==> flow/design.v <==
`timescale 1ns / 1ps
module clockDivider(input clk, rst, output reg clk_out, output tick);
reg [31:0] count; 
parameter n = 20;
always @ (posedge(clk), posedge(rst)) begin 
if (rst == 1'b1)
count <= 32'b0;
else if (count == n-1)
count <= 32'b0;
else
count <= count + 1;
end
always @ (posedge(clk), posedge(rst)) begin
if (rst == 1'b1)
clk_out <= 1'b0;
else if (count == n-1)
  clk_out <= ~clk_out;
else
 clk_out <= clk_out;
end
assign tick = (count == n-1) & ~clk_out;
endmodule
`timescale 1ns / 1ps
module refreshCounter(
input clk,
input rst,
input en,
output reg[1:0] refreshcounter
    );
    always@(posedge clk, posedge rst)
    if (rst)
    refreshcounter <= 2'd0;
    else if (en)
    refreshcounter <= refreshcounter +1; 
endmodule
`timescale 1ns / 1ps
module anodeControl(
input [1:0] refreshcounter,
output reg [3:0] anode
    );
    always @(refreshcounter)
    begin 
    case(refreshcounter)
    2'b00:
      anode= 4'b1110;
    2'b01:
      anode= 4'b1101;
    2'b10:
      anode= 4'b1011;
    2'b11:
      anode= 4'b0111;
      endcase
      end
endmodule
`timescale 1ns / 1ps
module increment(
input clk,
input rst,
input en,
input button,
output reg [3:0]in 
    );
        reg push_f;
       reg push_sync;
       reg push_sync_f;
       wire push_edge;
       always@(posedge clk, posedge rst) begin
       if (rst) begin
           push_f <= 1'b0;
           push_sync <= 1'b0;
       end else if (en) begin
           push_f <= button;
           push_sync <= push_f;    
       end
       end
       always @(posedge clk, posedge rst) begin
       if (rst) begin
           push_sync_f <= 1'b0;
       end else if (en) begin
           push_sync_f <= push_sync;
           end
       end
       assign push_edge = push_sync & ~push_sync_f;
       always @(posedge clk, posedge rst)
       begin
       if(rst)begin
       in<=0;
       end
       else if (en && push_edge)
       begin
          if (in!=9)
          in<=in+1;
          else
          in<=0;
          end
      end
endmodule
module operations(
input clk,
input en,
input [4:0] operation,
input reset,
input [3:0] dig1, dig2, dig3, dig4,
output reg [13:0] result,
output reg  negative_sign,
output reg dot
    );
    reg [7:0] num1, num2;
    always @(posedge clk) begin
      if (en) begin
        if (reset == 1) begin
            num1 <= 0;
            num2 <= 0;
        end
        else begin
            num1 <= (dig1 * 10) + dig2;
            num2 <= (dig3 * 10) + dig4;
        end
      end
    end
    always @(posedge (clk))
     begin
      if (en) begin
        if (reset == 1) begin
            result <= 16'b0;
             negative_sign <= 0;
             dot<=0;
        end
        else if (operation[0] == 1) begin     
            result <= num1 + num2;
             negative_sign <= 0;
             dot<=1;
        end
        else if (operation[1] == 1) begin     
          if (num1==num2) begin
                      result <= 0;
                      negative_sign <= 0;
                      dot<=1;
                  end
            if (num1>num2) begin
                result <= num1 - num2;
                negative_sign <= 0;
                dot<=1;
            end
            if (num2>num1) begin
                result <= num2 - num1;
                negative_sign <=  1;
                dot<=1;
            end
        end
        else if (operation[2] == 1) begin     
            result <= num1 * num2;
             negative_sign <= 0;
             dot<=1;
        end
        else if (operation[3] == 1) begin     
            result <= (num2 == 0) ? 14'd0 : num1 / num2;
             negative_sign <= 0;
            dot<=1;
        end
         else if (operation[4] == 1) begin     
                   result<= (num1 *100) + num2;
                    negative_sign <= 0;
                   dot<=0;
               end
        else
        begin
        result<= (num1 *100) + num2;
        negative_sign <= 0;
        dot<=0;
        end
      end
   end
endmodule
`timescale 1ns / 1ps
module seperate_results(input clk,
input en,
input [13:0] result,
output reg [3:0] final1, final2, final3, final4
    );
    always @(posedge clk) begin
        if (en) begin
        final1<= (result)%10;
        final2<= (result/10)%10;
        final3<= (result/100)%10;
        final4<= (result/1000)%10;
        end
    end
endmodule
module seven_seg(
input clk,
input rst,
input en,
input [3:0] in,
input dot,
output reg [7:0] out
    );
    always @(posedge(clk)) begin
                  if (en) begin
                    case(in)
                        4'b0000:             
                        out[6:0] <= 7'b0000001;    
                        4'b0001:             
                         out[6:0] <= 7'b1001111;
                        4'b0010:             
                         out[6:0] <= 7'b0010010; 
                        4'b0011:             
                         out[6:0] <= 7'b0000110;
                        4'b0100:             
                         out[6:0] <= 7'b1001100;
                        4'b0101:             
                         out[6:0] <= 7'b0100100;
                        4'b0110:             
                         out[6:0] <= 7'b0100000;
                        4'b0111:             
                         out[6:0] <= 7'b0001111;
                        4'b1000:             
                         out[6:0] <= 7'b0000000;
                        4'b1001:             
                         out[6:0] <= 7'b0000100;
                        4'b1010: 
                         out[6:0] <= 7'b1111110;                        
                        default:
                         out[6:0] <= out[6:0];
                    endcase 
                    out[7] <= dot;
                  end
    end
endmodule
`timescale 1ns / 1ps
module BCDcontrol(
input [7:0] digit1,
input [7:0] digit2,
input [7:0] digit3,
input [7:0] digit4,
input [1:0] refreshcounter,
output reg [7:0] outDigit
    );
    always @(*)
        begin 
        case(refreshcounter)
        2'd0:
          outDigit= digit1;
        2'd1:
          outDigit= digit2;
        2'd2:
          outDigit= digit3;
        2'd3:
          outDigit= digit4;
          endcase
          end
endmodule
module topmodule( input clk,
input rst,
output [3:0] anode,
output [7:0] cathode,
input B1, B2, B3, B4,
input [4:0] operation);
wire refreshclock;
wire refreshtick;
wire [1:0] refreshcounter;
wire [3:0] digit1;
wire [3:0] digit2;
wire [3:0] digit3;
wire [3:0] digit4;
wire [7:0] digit1disp;
wire [7:0] digit2disp;
wire [7:0] digit3disp;
wire [7:0] digit4disp;
wire dot;
wire [3:0] final1, final2, final3, final4; 
wire [13:0] result;     
wire negative_sign;                
clockDivider refreshclockGenerator( .clk(clk),.clk_out(refreshclock),.tick(refreshtick),.rst(rst));
refreshCounter counter(.clk(clk),.rst(rst),.en(refreshtick),.refreshcounter(refreshcounter));
anodeControl anodeControl(.refreshcounter(refreshcounter),.anode(anode));
increment case1(.clk(clk), .en(refreshtick), .rst(rst),.button(B1),.in(digit1));
increment case2(.clk(clk), .en(refreshtick), .rst(rst),.button(B2),.in(digit2));
increment case3(.clk(clk), .en(refreshtick), .rst(rst),.button(B3),.in(digit3));
increment case4(.clk(clk), .en(refreshtick), .rst(rst),.button(B4),.in(digit4));
operations operate(.clk(clk), .en(refreshtick),.operation(operation), .reset(rst), .dig1(digit1), .dig2(digit2), .dig3(digit3),.dig4(digit4), .result(result), .negative_sign(negative_sign),.dot(dot));
seperate_results seperate(.clk(clk), .en(refreshtick), .result(result), .final1(final1), .final2(final2), .final3(final3), .final4(final4));
seven_seg display1(.clk(clk), .en(refreshtick),.in(final1),.dot(1'b1),.rst(rst),.out(digit1disp));
seven_seg display2(.clk(clk), .en(refreshtick),.in(final2),.dot(1'b1),.rst(rst),.out(digit2disp));
seven_seg display3(.clk(clk), .en(refreshtick),.in(final3),.dot(dot),.rst(rst),.out(digit3disp));
seven_seg display4(.clk(clk), .en(refreshtick),.in((negative_sign) ? 4'b1010 : final4),.dot(1'b1),.rst(rst),.out(digit4disp)); 
BCDcontrol control(.digit1(digit1disp), .digit2(digit2disp),.digit3(digit3disp), .digit4(digit4disp),.refreshcounter(refreshcounter),.outDigit(cathode));
endmodule
# Reports on topmodule
# Each step is given for the RTL above and for the edited RTL.
# "orig" refers to lines of the RTL above, "edited" to lines of the edited file.
# "diff": "edited" minus "orig" as printed here. "change_rel_pct": 100 x difference / "orig".
# Cell names lack the library's common part.
# The mark -- stands for no value.
# inputs
design	topmodule
clock	clk
lib	sky130hd
corner	tt_025C_1v80

# Edit of the RTL
# Unified diff, file above to edited file.
# The edited RTL no longer does the same as the RTL above: the edit was made by script, with no optimisation intended.
# begin of diff
@@ -285,4 +285,8 @@
 seven_seg display3(.clk(clk), .en(refreshtick),.in(final3),.dot(dot),.rst(rst),.out(digit3disp));
 seven_seg display4(.clk(clk), .en(refreshtick),.in((negative_sign) ? 4'b1010 : final4),.dot(1'b1),.rst(rst),.out(digit4disp)); 
-BCDcontrol control(.digit1(digit1disp), .digit2(digit2disp),.digit3(digit3disp), .digit4(digit4disp),.refreshcounter(refreshcounter),.outDigit(cathode));
-endmodule
+wire [7:0] cathode_a, cathode_b;
+BCDcontrol control(.digit1(digit1disp), .digit2(digit2disp),.digit3(digit3disp), .digit4(digit4disp),.refreshcounter(refreshcounter),.outDigit(cathode_a));
+BCDcontrol control_b (.digit1(digit1disp), .digit2(digit2disp), .digit3(~digit3disp),
+    .digit4(digit4disp), .refreshcounter(refreshcounter), .outDigit(cathode_b));
+assign cathode = cathode_a ^ cathode_b;
+endmodule
# end of diff

# Word level
# Yosys after proc, flatten, opt, wreduce and memory -nomap, before mapping. Memory bits, and registers merged into a memory's read port (data or address), are not among the register bits. Print and check cells are not counted. Equal cells are merged and count once.
# bits
element	orig	edited	diff	change_rel_pct
regBits	140	140	0	0.00
in_bits	11	11	0	0.00
output_inout_bits	12	12	0	0.00
wordCells	170	173	3	1.76
# op_classes
element	orig	edited	diff	change_rel_pct
addsub	12	12	0	0.00
n_mul	4	4	0	0.00
div	8	8	0	0.00
cmp	2	2	0	0.00
n_eq	50	50	0	0.00
muxes	30	31	1	3.33
bitwise	11	13	2	18.18
reduce_and_logical	20	20	0	0.00
# ops
cell	orig	edited	diff	change_rel_pct
case mux 8 bit (select 4 bit)	1	2	1	100.00
NOT 8 bit	0	1	1	--
XOR 8 bit	0	1	1	--
equality test 4 x 3 -> 1 bit with constant B	16	16	0	0.00
equality test 4 bit with constant B	12	12	0	0.00
2-to-1 mux 1 bit	10	10	0	0.00
equality test 4 x 2 -> 1 bit with constant B	8	8	0	0.00
2-to-1 mux 14 bit	8	8	0	0.00
NOT 1 bit	6	6	0	0.00
bitwise AND 1 bit	5	5	0	0.00
2-to-1 mux 4 bit	5	5	0	0.00
AND reduction 2 bit	5	5	0	0.00
adder 4 x 1 -> 4 bit with constant B	4	4	0	0.00
equality test 4 x 1 -> 1 bit with constant B	4	4	0	0.00
logical AND 1 bit	4	4	0	0.00
zero test 4 bit	4	4	0	0.00
inequality test 4 bit with constant B	4	4	0	0.00
case mux 7 bit (select 11 bit)	4	4	0	0.00
nonzero test 11 bit	4	4	0	0.00
remainder unit 32 x 4 -> 32 bit with constant B	3	3	0	0.00
adder 8 x 4 -> 8 bit	2	2	0	0.00
equality test 2 bit with constant B	2	2	0	0.00
greater-than comparator 8 bit	2	2	0	0.00
multiplier 4 x 3 -> 7 bit with constant B	2	2	0	0.00
subtractor 8 x 8 -> 9 bit	2	2	0	0.00
adder 14 x 8 -> 14 bit	1	1	0	0.00
adder 2 x 1 -> 2 bit with constant B	1	1	0	0.00
adder 32 x 1 -> 32 bit with constant B	1	1	0	0.00
# The list need not be complete.

# Depth
# Longest topological path by Yosys (ltp), each cell counted once; first at word level (registers and memories cut), then after technology mapping (sequential cells cut; the memories' decode and read muxes count).
# logic_depth
element	orig	edited	diff	change_rel_pct
word_depth	6	6	0	0.00
abc_area	0	0	--	--
ltp_mapped	143	141	-2	-1.40
ltp_nobuf	137	135	-2	-1.46

# Synthesis result
# Source: synth_stat.txt of the flow (Yosys; design flattened, memories mapped). It holds for the ABC_AREA given above (unset counts as 0); a run with the other value may have another netlist.
# by_type
type	orig	edited	diff	change_rel_pct
xnor2_1	125	95	-30	-24.00
edfxtp_1	77	53	-24	-31.17
a21oi_1	147	126	-21	-14.29
a31oi_1	32	16	-16	-50.00
nor2_1	239	228	-11	-4.60
o211ai_1	20	31	11	55.00
a21o_1	42	32	-10	-23.81
a211oi_1	32	22	-10	-31.25
o21ai_0	129	120	-9	-6.98
nand3_1	60	51	-9	-15.00
mux2_2	49	40	-9	-18.37
xor2_1	38	29	-9	-23.68
mux2i_1	31	22	-9	-29.03
clkbuf_1	81	73	-8	-9.88
and2_1	24	16	-8	-33.33
a211o_1	13	5	-8	-61.54
nor2b_1	36	29	-7	-19.44
nand2b_1	25	18	-7	-28.00
# The list need not be complete.
# mapped
element	orig	edited	diff	change_rel_pct
cell_count	2530	2274	-256	-10.12
synth_area_um2	20385.8	18072.3	-2313.5	-11.35
sequential_area_um2	3888.7	3168.0	-720.7	-18.53
ff_cells	140	116	-24	-17.14
n_buf	120	113	-7	-5.83
# By module: a second synthesis without flattening, with its own total; a netlist apart from the flattened one above.
# unflattened
element	orig	edited	diff	change_rel_pct
cells_unflattened	2640	2666	26	0.98
area_unflattened_um2	21539.4	21835.9	296.5	1.38
# Each row is one instance without its submodules.
# by_module_orig
module	instances	cells	mod_area_um2	seq_area_um2
operations	1	1285	10239.8	960.9
seperate_results	1	965	6548.8	480.5
seven_seg	4	31	409.1	240.2
clockDivider	1	133	1570.3	825.8
increment	4	27	305.3	175.2
BCDcontrol	1	10	196.4	0.0
refreshCounter	1	6	75.1	50.0
topmodule	1	5	28.8	0.0
anodeControl	1	4	22.5	0.0
# by_module_edited
module	instances	cells	mod_area_um2	seq_area_um2
operations	1	1285	10239.8	960.9
seperate_results	1	965	6548.8	480.5
seven_seg	4	31	409.1	240.2
clockDivider	1	133	1570.3	825.8
increment	4	27	305.3	175.2
BCDcontrol	2	10	196.4	0.0
topmodule	1	21	128.9	0.0
refreshCounter	1	6	75.1	50.0
anodeControl	1	4	22.5	0.0

# Path before layout
# Source: OpenSTA report_checks on the synthesized netlist (no wires, ideal clock, input and output delay 20% of the period each), path of least setup slack; recovery checks are left aside. Register names are those of the netlist, which keeps one name where synthesis merged equal registers.
# synth_path
element	orig	edited	diff	change_rel_pct
kind	flip-flop to flip-flop	flip-flop to flip-flop	--	--
start	register operate.num2[6]	register operate.num1[6]	--	--
end	register operate.result[0]	register operate.result[0]	--	--
tclk_ps	32000	32000	0	0.00
setup_ps	269	270	1	--
launch_ps	0	0	0	--
t_arrival_ps	26121	25925	-196	-0.75
t_required_ps	31731	31730	-1	0.00
slack_ps	5611	5805	194	--
path_delay_ps	26390	26195	-195	-0.74
driving_pins	135	137	2	1.48
path_buffers	6	6	0	0.00
synth_period_reached_ps	26389	26195	-194	-0.74
# "path_delay_ps" = arrival - input delay + setup time.
# "driving_pins" counts driving pins, that of a launching flip-flop among them; a cell with two outputs on the path counts twice.
# "synth_period_reached_ps" is the clock period less the worst setup slack; recovery checks do not enter. This is arithmetic on one report: input and output delays are still those of the set period (20% each).
# Between the ends stands the longest chain of elaborated cells between them, by number of cells; it is not shown to be the way that was timed. Of several equally long chains one is given.
# A line is the first line of the expression or statement that the cell stems from. Yosys adds cells for indexed reads and writes and turns some case tables into memories.
# At most two assigning lines are given for a register; there are more.
# orig: Ways into the end's enable are left out, as the timed path ends at the data pin.
# synth_via_orig
cell_sequence	edfxtp_1 clkbuf_1 or4_1 nor4_1 nand3_1 inv_1 ha_1 o21ai_0 a2111oi_0 a41oi_1 inv_1 ha_1 o21a_1 o21a_1 o211ai_1 mux2i_1 ha_1 o21a_1 (+99 left out) inv_1 nand3_1 nor4_1 clkbuf_1 mux2_2 ha_1 a21boi_0 o21ai_0 nand2b_1 a21oi_1 nor2b_1 o21ai_0 nand2b_1 a2111oi_0 and4b_1 o22ai_1 mux2i_1 o31ai_1
elab_chain_cells	6
cells_between	13
cone_lines	8
cone_classes	1 x div; 2 x compare; 1 x eq/ne; 8 x mux; 1 x reduce/logical
# synth_rtl_orig
element	line_no	text
start: declaration	108	reg [7:0] num1, num2;
start: assignment	113	num2 <= 0;
start: assignment	117	num2 <= (dig3 * 10) + dig4;
divider 8 x 8 -> 14 bit	157	result <= (num2 == 0) ? 14'd0 : num1 / num2;
2-to-1 mux 14 bit	157
2-to-1 mux 14 bit	156	else if (operation[3] == 1) begin
2-to-1 mux 14 bit	151	else if (operation[2] == 1) begin
2-to-1 mux 14 bit	134	else if (operation[1] == 1) begin
2-to-1 mux 14 bit	129	else if (operation[0] == 1) begin
end: assignment	130	result <= num1 + num2;
end: assignment	141	result <= num1 - num2;
end: declaration	104	output reg [13:0] result,
# edited: Ways into the end's enable are left out, as the timed path ends at the data pin.
# synth_via_edited
cell_sequence	edfxtp_1 clkbuf_1 inv_1 ha_1 nor3b_1 nor4b_1 nand2_1 inv_1 ha_1 o21a_1 o2111a_1 a41oi_1 inv_1 ha_1 o21a_1 o21a_1 o211ai_1 mux2i_1 (+101 left out) nand2b_1 nor3_1 nand4_1 nor2_1 a21oi_1 ha_1 o21ai_0 nand2b_1 a21oi_1 nor2b_1 o21ai_0 nand2b_1 a21oi_1 nor2b_1 o21ai_0 nand4b_1 nor4_1 o32ai_1
elab_chain_cells	6
cells_between	12
cone_lines	8
cone_classes	1 x div; 2 x compare; 1 x eq/ne; 8 x mux
# synth_rtl_edited
element	line_no	text
start: declaration	108	reg [7:0] num1, num2;
start: assignment	112	num1 <= 0;
start: assignment	116	num1 <= (dig1 * 10) + dig2;
divider 8 x 8 -> 14 bit	157	result <= (num2 == 0) ? 14'd0 : num1 / num2;
2-to-1 mux 14 bit	157
2-to-1 mux 14 bit	156	else if (operation[3] == 1) begin
2-to-1 mux 14 bit	151	else if (operation[2] == 1) begin
2-to-1 mux 14 bit	134	else if (operation[1] == 1) begin
2-to-1 mux 14 bit	129	else if (operation[0] == 1) begin
end: assignment	130	result <= num1 + num2;
end: assignment	141	result <= num1 - num2;
end: declaration	104	output reg [13:0] result,

# Timing after layout
# Path of least setup slack in the final report of each run of set A (OpenROAD, finished layout, wires in). Where an end is a register, its clock arrival counts in the times.
# The path's times are printed in steps of 10 ps; the period is the one set.
# layout_path
element	orig	edited	diff	change_rel_pct
kind	flip-flop to flip-flop	flip-flop to flip-flop	--	--
start	register operate.num1[5]	register operate.num1[6]	--	--
end	register operate.result[0]	register operate.result[0]	--	--
tclk_ps	32000	32000	0	0.00
setup_ps	260	290	30	--
launch_ps	420	410	-10	-2.38
t_arrival_ps	29470	29440	-30	-0.10
t_required_ps	32160	32120	-40	-0.12
slack_ps	2690	2680	-10	--
driving_pins	136	136	0	0.00
path_buffers	3	3	0	0.00
# Between the ends stands the longest chain of elaborated cells between them, by number of cells; it is not shown to be the way that was timed. Of several equally long chains one is given.
# At most two assigning lines are given for a register; there are more.
# orig: Ways into the end's enable are left out, as the timed path ends at the data pin.
# layout_via_orig
cell_sequence	edfxtp_1 inv_1 ha_1 nor3b_1 nor4b_1 nand2_1 inv_1 ha_1 o21ai_0 a211o_1 a41oi_1 inv_1 ha_1 o21a_1 o21a_1 o211ai_1 mux2i_1 ha_1 (+100 left out) inv_1 nand3_1 nor4_2 buf_4 mux2_2 ha_1 a21boi_0 o21ai_0 nand2b_1 a21oi_1 nor2b_1 o21ai_0 nand2b_1 a2111oi_0 and4b_1 o22ai_1 mux2i_1 o31ai_1
elab_chain_cells	6
cells_between	12
cone_lines	8
cone_classes	1 x div; 2 x compare; 1 x eq/ne; 8 x mux
# layout_rtl_orig
element	line_no	text
start: declaration	108	reg [7:0] num1, num2;
start: assignment	112	num1 <= 0;
start: assignment	116	num1 <= (dig1 * 10) + dig2;
divider 8 x 8 -> 14 bit	157	result <= (num2 == 0) ? 14'd0 : num1 / num2;
2-to-1 mux 14 bit	157
2-to-1 mux 14 bit	156	else if (operation[3] == 1) begin
2-to-1 mux 14 bit	151	else if (operation[2] == 1) begin
2-to-1 mux 14 bit	134	else if (operation[1] == 1) begin
2-to-1 mux 14 bit	129	else if (operation[0] == 1) begin
end: assignment	130	result <= num1 + num2;
end: assignment	141	result <= num1 - num2;
end: declaration	104	output reg [13:0] result,
# edited: Ways into the end's enable are left out, as the timed path ends at the data pin.
# layout_via_edited
cell_sequence	edfxtp_1 inv_1 ha_1 nor3b_1 nor4b_1 nand2_1 inv_1 ha_1 o21a_1 o2111a_1 a41oi_1 inv_1 ha_1 o21a_1 o21a_1 o211ai_1 mux2i_1 ha_1 (+100 left out) nand2b_1 nor3_1 nand4_1 nor2_1 a21oi_1 ha_1 o21ai_0 nand2b_1 a21oi_1 nor2b_1 o21ai_0 nand2b_1 a21oi_1 nor2b_1 o21ai_0 nand4b_1 nor4_1 o32ai_1
elab_chain_cells	6
cells_between	12
cone_lines	8
cone_classes	1 x div; 2 x compare; 1 x eq/ne; 8 x mux
# layout_rtl_edited
element	line_no	text
start: declaration	108	reg [7:0] num1, num2;
start: assignment	112	num1 <= 0;
start: assignment	116	num1 <= (dig1 * 10) + dig2;
divider 8 x 8 -> 14 bit	157	result <= (num2 == 0) ? 14'd0 : num1 / num2;
2-to-1 mux 14 bit	157
2-to-1 mux 14 bit	156	else if (operation[3] == 1) begin
2-to-1 mux 14 bit	151	else if (operation[2] == 1) begin
2-to-1 mux 14 bit	134	else if (operation[1] == 1) begin
2-to-1 mux 14 bit	129	else if (operation[0] == 1) begin
end: assignment	130	result <= num1 + num2;
end: assignment	141	result <= num1 - num2;
end: declaration	104	output reg [13:0] result,

# Flow runs
# Runs of the flow (Yosys, OpenROAD) on both versions; the two runs of a pair have the same settings. The constraints put input and output delay at 20% of the set period each and load the outputs with 0.01 pF.
# settings_set_A
CORE_UTILIZATION	40
period_ns	32.0
CAP_MARGIN	20
CORE_MARGIN	2
SLEW_MARGIN	20
# measured_set_A
element	orig	edited	diff	change_rel_pct
synth_chip_area_um2	20385.8	18072.3	-2313.5	-11.35
die_um2	52787.4	46896.1	-5891.3	-11.16
finalCellArea_um2	21737.1	19337.3	-2399.8	-11.04
post_route_util_pct	43.2	43.5	0.3	--
timing.setup.ws_ps	2687	2676	-11	--
timing.setup.tns_ps	0	0	0	--
timing.hold.ws_ps	433	489	56	--
final_power_w	0.0003895	0.0003527	-0.0000368	-9.45
clock_period_reached_ps	29313	29324	11	0.04
# settings_set_B
CELL_PAD_IN_SITES_DETAIL_PLACEMENT	2
CELL_PAD_IN_SITES_GLOBAL_PLACEMENT	3
CORE_ASPECT_RATIO	0.67
CORE_UTILIZATION	18
MAX_ROUTING_LAYER	met5
MIN_ROUTING_LAYER	met2
PLACE_DENSITY	0.42
SETUP_SLACK_MARGIN	5.0
SLEW_MARGIN	30
period_ns	23.5
CAP_MARGIN	20
CORE_MARGIN	2
# measured_set_B
element	orig	edited	diff	change_rel_pct
synth_chip_area_um2	20385.8	18072.3	-2313.5	-11.35
die_um2	116017.0	103005.0	-13012.0	-11.22
finalCellArea_um2	25848.5	23043.4	-2805.1	-10.85
post_route_util_pct	22.9	23.1	0.2	--
timing.setup.ws_ps	-2142	-1198	944	--
timing.setup.tns_ps	-2625	-1414	1211	--
timing.hold.ws_ps	454	492	38	--
final_power_w	0.000544	0.0004748	-0.0000692	-12.72
clock_period_reached_ps	25642	24698	-944	-3.68
# "clock_period_reached_ps": clock period set for the run, less the worst setup slack. It is reckoned from that one timing run; input and output delays stay at 20% of the period that was set.
# By "final_power_w" is meant OpenSTA's value without simulated activity: inputs other than the clock are taken to toggle once in ten clock periods, and the tool carries that through the logic.
